==> flow/design.v <==
`timescale 1ns / 1ps
module pipelined(
    input  wire              clk,
    input  wire              rst,
    input  wire              in_valid,
    output wire              in_ready,
    input  wire signed [15:0] a,
    input  wire signed [15:0] b,
    input  wire signed [15:0] c,
    input  wire signed [15:0] d,
    input  wire signed [15:0] e,
    output reg               out_valid,
    input  wire              out_ready,
    output reg signed [31:0]  y
);
    wire s3_ready_in;
    wire s2_ready_in;
    wire s1_ready_in;
    assign s3_ready_in = (~out_valid) || (out_valid && out_ready);
    assign s2_ready_in = (~s2_valid)  || (s2_valid  && s3_ready_in);
    assign s1_ready_in = (~s1_valid)  || (s1_valid  && s2_ready_in);
    assign in_ready = s1_ready_in;
    wire in_send = in_valid && in_ready;
    reg signed [31:0] s1_p1;
    reg signed [31:0] s1_p2;
    reg signed [15:0] s1_e;
    reg               s1_valid;
    always @(posedge clk) begin
        if (rst) begin
            s1_valid <= 1'b0;
            s1_p1    <= 32'sd0;
            s1_p2    <= 32'sd0;
            s1_e     <= 16'sd0;
        end else if (s1_ready_in) begin
            s1_valid <= in_send;
            if (in_send) begin
                s1_p1 <= $signed(a) * $signed(b);
                s1_p2 <= $signed(c) * $signed(d);
                s1_e  <= e;
            end
        end
    end
    reg signed [31:0] s2_s;
    reg signed [15:0] s2_e;
    reg               s2_valid;
    always @(posedge clk) begin
        if (rst) begin
            s2_valid <= 1'b0;
            s2_s     <= 32'sd0;
            s2_e     <= 16'sd0;
        end else if (s2_ready_in) begin
            s2_valid <= s1_valid;
            if (s1_valid) begin
                s2_s <= s1_p1 + s1_p2;
                s2_e <= s1_e;
            end
        end
    end
    always @(posedge clk) begin
        if (rst) begin
            out_valid <= 1'b0;
            y         <= 32'sd0;
        end else if (s3_ready_in) begin
            out_valid <= s2_valid;
            if (s2_valid) begin
                y <= s2_s + $signed(s2_e);
            end
        end
    end
endmodule
## Reports on pipelined

Tool output for the design above, in the order of the flow.
Line numbers count from 1 in the design file above.
Operators carry their Yosys type and port widths (W data, S select, Z words).
Cell names lack the library's common part.
Not given: -

- Top module: pipelined
- Clock input: clk
- Library: sky130hd
- Corner: tt_025C_1v80

## Word-level counts

Counts by Yosys on the flattened word-level netlist (proc, flatten, opt, wreduce; memories kept). Register bits leave out memories and registers merged into their read ports (data or address); mux counts leave out enables and synchronous resets folded into registers. Print and check cells are left out. Cells with the same type and inputs are merged into one.

- Register bits after elaboration: 163
- Input port bits: 84
- Output and inout port bits: 34

- Add/sub/neg operators: 2
- Multiply operators: 2
- Bitwise logic cells: 3
- Reduce/logical cells: 10

Operators by type and width:

| kind | number |
|---|---|
| $mul A16 B16 Y32 | 2 |
| $add A32 B16 Y32 | 1 |
| $add A32 B32 Y32 | 1 |
| $reduce_and A2 Y1 | 3 |
| $logic_and A1 B1 Y1 | 4 |
| $logic_or A1 B1 Y1 | 3 |
| $not A1 Y1 | 3 |

## Longest topological paths

Depth = most cells in a row (Yosys ltp): at word level without a register or memory, in the mapped netlist without a sequential cell, where the memories' decode and read muxes count.

- Depth after elaboration: 8
- ABC_AREA: 0
- Mapped depth: 24

## After synthesis

Yosys stat after the flow's synthesis: flattened, memories mapped to cells. It holds for the ABC_AREA given above (unset counts as 0); a run with the other value may have another netlist.

- Cell count: 3,245
- Cell area after synthesis: 0.0281695 mm^2
- Flip-flop cells: 163

Cell types:

| cell | number | area in all (um^2) |
|---|---|---|
| fa_1 | 526 | 1.05E+04 |
| dfxtp_1 | 163 | 3,263.13 |
| ha_1 | 226 | 2.83E+03 |
| inv_1 | 596 | 2.24E+03 |
| nand2_1 | 476 | 1.79E+03 |
| and2_1 | 254 | 1.59E+03 |
| a21oi_1 | 198 | 990.95 |
| xnor2_1 | 66 | 578.054 |
| clkbuf_1 | 113 | 424.157 |
| o21ai_0 | 77 | 385.37 |
| nor2_1 | 94 | 352.838 |
| a21o_1 | 39 | 292.781 |
| nand3_1 | 43 | 215.206 |
| o21a_1 | 28 | 210.202 |
| xor2_1 | 23 | 201.443 |
| nor3_1 | 39 | 195.187 |
| a211oi_1 | 20 | 150.144 |
| nand2b_1 | 23 | 143.888 |

Not listed: further types 48, cells in them 241.

## Timing after synthesis

Source: OpenSTA report_checks on the synthesized netlist (no wires, ideal clock, input and output delay 20% of the period each), path of least setup slack; recovery checks are left aside. Register names are those of the netlist, which keeps one name where synthesis merged equal registers.

- Path type: input-to-reg
- Start point: input port b[7]
- End point: register s1_p1[29]
- Clock period: 8,000 ps
- External input delay: 1,600 ps
- Launch time at the first pin: 1,600 ps
- Arrival: 7,353 ps
- Setup slack: 572 ps
- Path delay: 5,827 ps
- Stages on the path: 23
- Period reached after synthesis: 7,428 ps

"path delay" = arrival - input delay + setup time.
"stages on the path" counts driving pins, that of a launching flip-flop among them; a cell with two outputs on the path counts twice.
"period reached after synthesis" is the clock period less the worst setup slack; recovery checks do not enter. This is arithmetic on one report: input and output delays are still those of the set period (20% each).
Between the ends stands the longest chain of elaborated cells between them, by number of cells; it is not shown to be the way that was timed. Of several equally long chains one is given.
Each line given opens the expression or statement behind the cell; cells for indexed reads and writes are added by Yosys, which also makes memories of some case tables.

- Cells stage by stage: clkbuf_1 > nand2_1 > fa_1 > inv_1 > fa_1 > inv_1 > fa_1 > inv_1 > fa_1 > fa_1 > inv_1 > fa_1 > inv_1 > ha_1 > and3_1 > and3_1 > o31ai_1 > a21oi_2 > nor3_2 > o31ai_1 > o31a_1 > or4b_1 > a31oi_1
- Cells in the longest elaborated chain: 1
- Elaborated cells on any way between the ends: 1
- Source lines of those cells: 1
- Those cells by class: mul: 1

Ends and longest elaborated chain, post-synthesis:

| element | line | text |
|---|---|---|
| from (decl) | 8 | `input  wire signed [15:0] b,` |
| $mul A16 B16 Y32 | 37 | `s1_p1 <= $signed(a) * $signed(b);` |
| to (assign) | 31 | `s1_p1    <= 32'sd0;` |
| to (assign) | 37 |  |
| to (decl) | 24 | `reg signed [31:0] s1_p1;` |

## Timing after layout

Path of least setup slack in the final report of run 1 (OpenROAD, finished layout, wires in). Where an end is a register, its clock arrival counts in the times.
The report prints the path's times to 10 ps; the period is as set.

- Path type: input-to-reg
- Start point: input port a[6]
- End point: register s1_p1[31]
- Clock period: 4,520 ps
- External input delay: 900 ps
- Launch time at the first pin: 900 ps
- Arrival: 6,660 ps
- Setup slack: -1,810 ps
- Stages on the path: 25

Between the ends stands the longest chain of elaborated cells between them, by number of cells; it is not shown to be the way that was timed. Of several equally long chains one is given.

- Cells stage by stage: buf_8 > buf_6 > and2_4 > fa_1 > inv_2 > fa_2 > fa_1 > inv_2 > fa_1 > fa_1 > inv_2 > fa_1 > inv_2 > ha_4 > and3_4 > nand2_2 > or4b_4 > a21oi_4 > nor3_2 > o31ai_2 > o31a_1 > buf_4 > buf_6 > mux2i_1 > o21ai_1
- Cells in the longest elaborated chain: 1
- Elaborated cells on any way between the ends: 1
- Source lines of those cells: 1
- Those cells by class: mul: 1

Ends and longest elaborated chain, after layout:

| element | line | text |
|---|---|---|
| from (decl) | 7 | `input  wire signed [15:0] a,` |
| $mul A16 B16 Y32 | 37 | `s1_p1 <= $signed(a) * $signed(b);` |
| to (assign) | 31 | `s1_p1    <= 32'sd0;` |
| to (assign) | 37 |  |
| to (decl) | 24 | `reg signed [31:0] s1_p1;` |

FLOW RESULTS
============

Below are 2 stored runs of the flow (Yosys, OpenROAD; platform sky130hd) on pipelined, each with its settings and what was measured, unordered. Constraints: input delay and output delay 20% of the set period each, output load 0.01 pF.
"achieved period" = clock period - worst setup slack. The figure is calculated, with input and output delays left at 20% of the set period.
"worst setup path time" = time allowed to the worst setup path (clock period - input delay - output delay, where it has them) - its slack; a late launch clock adds to it, a late capture clock takes from it.
"worst setup path time" is known to 10 ps.

### Run 1

Settings: `CAP_MARGIN=0`, `CELL_PAD_IN_SITES_GLOBAL_PLACEMENT=0`, `CORE_UTILIZATION=52`, `MAX_ROUTING_LAYER=met4`, `PLACE_DENSITY_LB_ADDON=0.25`, `SETUP_SLACK_MARGIN=0.91`, `TNS_END_PERCENT=55`, `period_ns=4.52`, `CORE_MARGIN=2`, `SLEW_MARGIN=20`

- Netlist area reported by Yosys: 0.0281695 mm^2
- Achieved period: 6,334 ps
- Final design utilization: 65.7%
- Lowest hold slack: 450 ps
- Area of the die: 0.0560506 mm^2
- Summed negative setup slack: -60,448 ps
- Standard-cell area after routing: 0.0352851 mm^2
- Worst setup path time: 5,430 ps
- Class of the worst setup path: input-to-reg
- Worst setup slack after layout: -1,814 ps

### Run 2

Settings: `ABC_AREA=1`, `CAP_MARGIN=25`, `CELL_PAD_IN_SITES_DETAIL_PLACEMENT=1`, `CELL_PAD_IN_SITES_GLOBAL_PLACEMENT=0`, `CORE_UTILIZATION=60`, `CTS_CLUSTER_DIAMETER=103`, `CTS_CLUSTER_SIZE=33`, `HOLD_SLACK_MARGIN=-0.05`, `MAX_ROUTING_LAYER=met4`, `MIN_ROUTING_LAYER=met2`, `SLEW_MARGIN=0`, `TNS_END_PERCENT=55`, `period_ns=4.46`, `CORE_MARGIN=2`

No final report: placement broke off with DPL-0033.
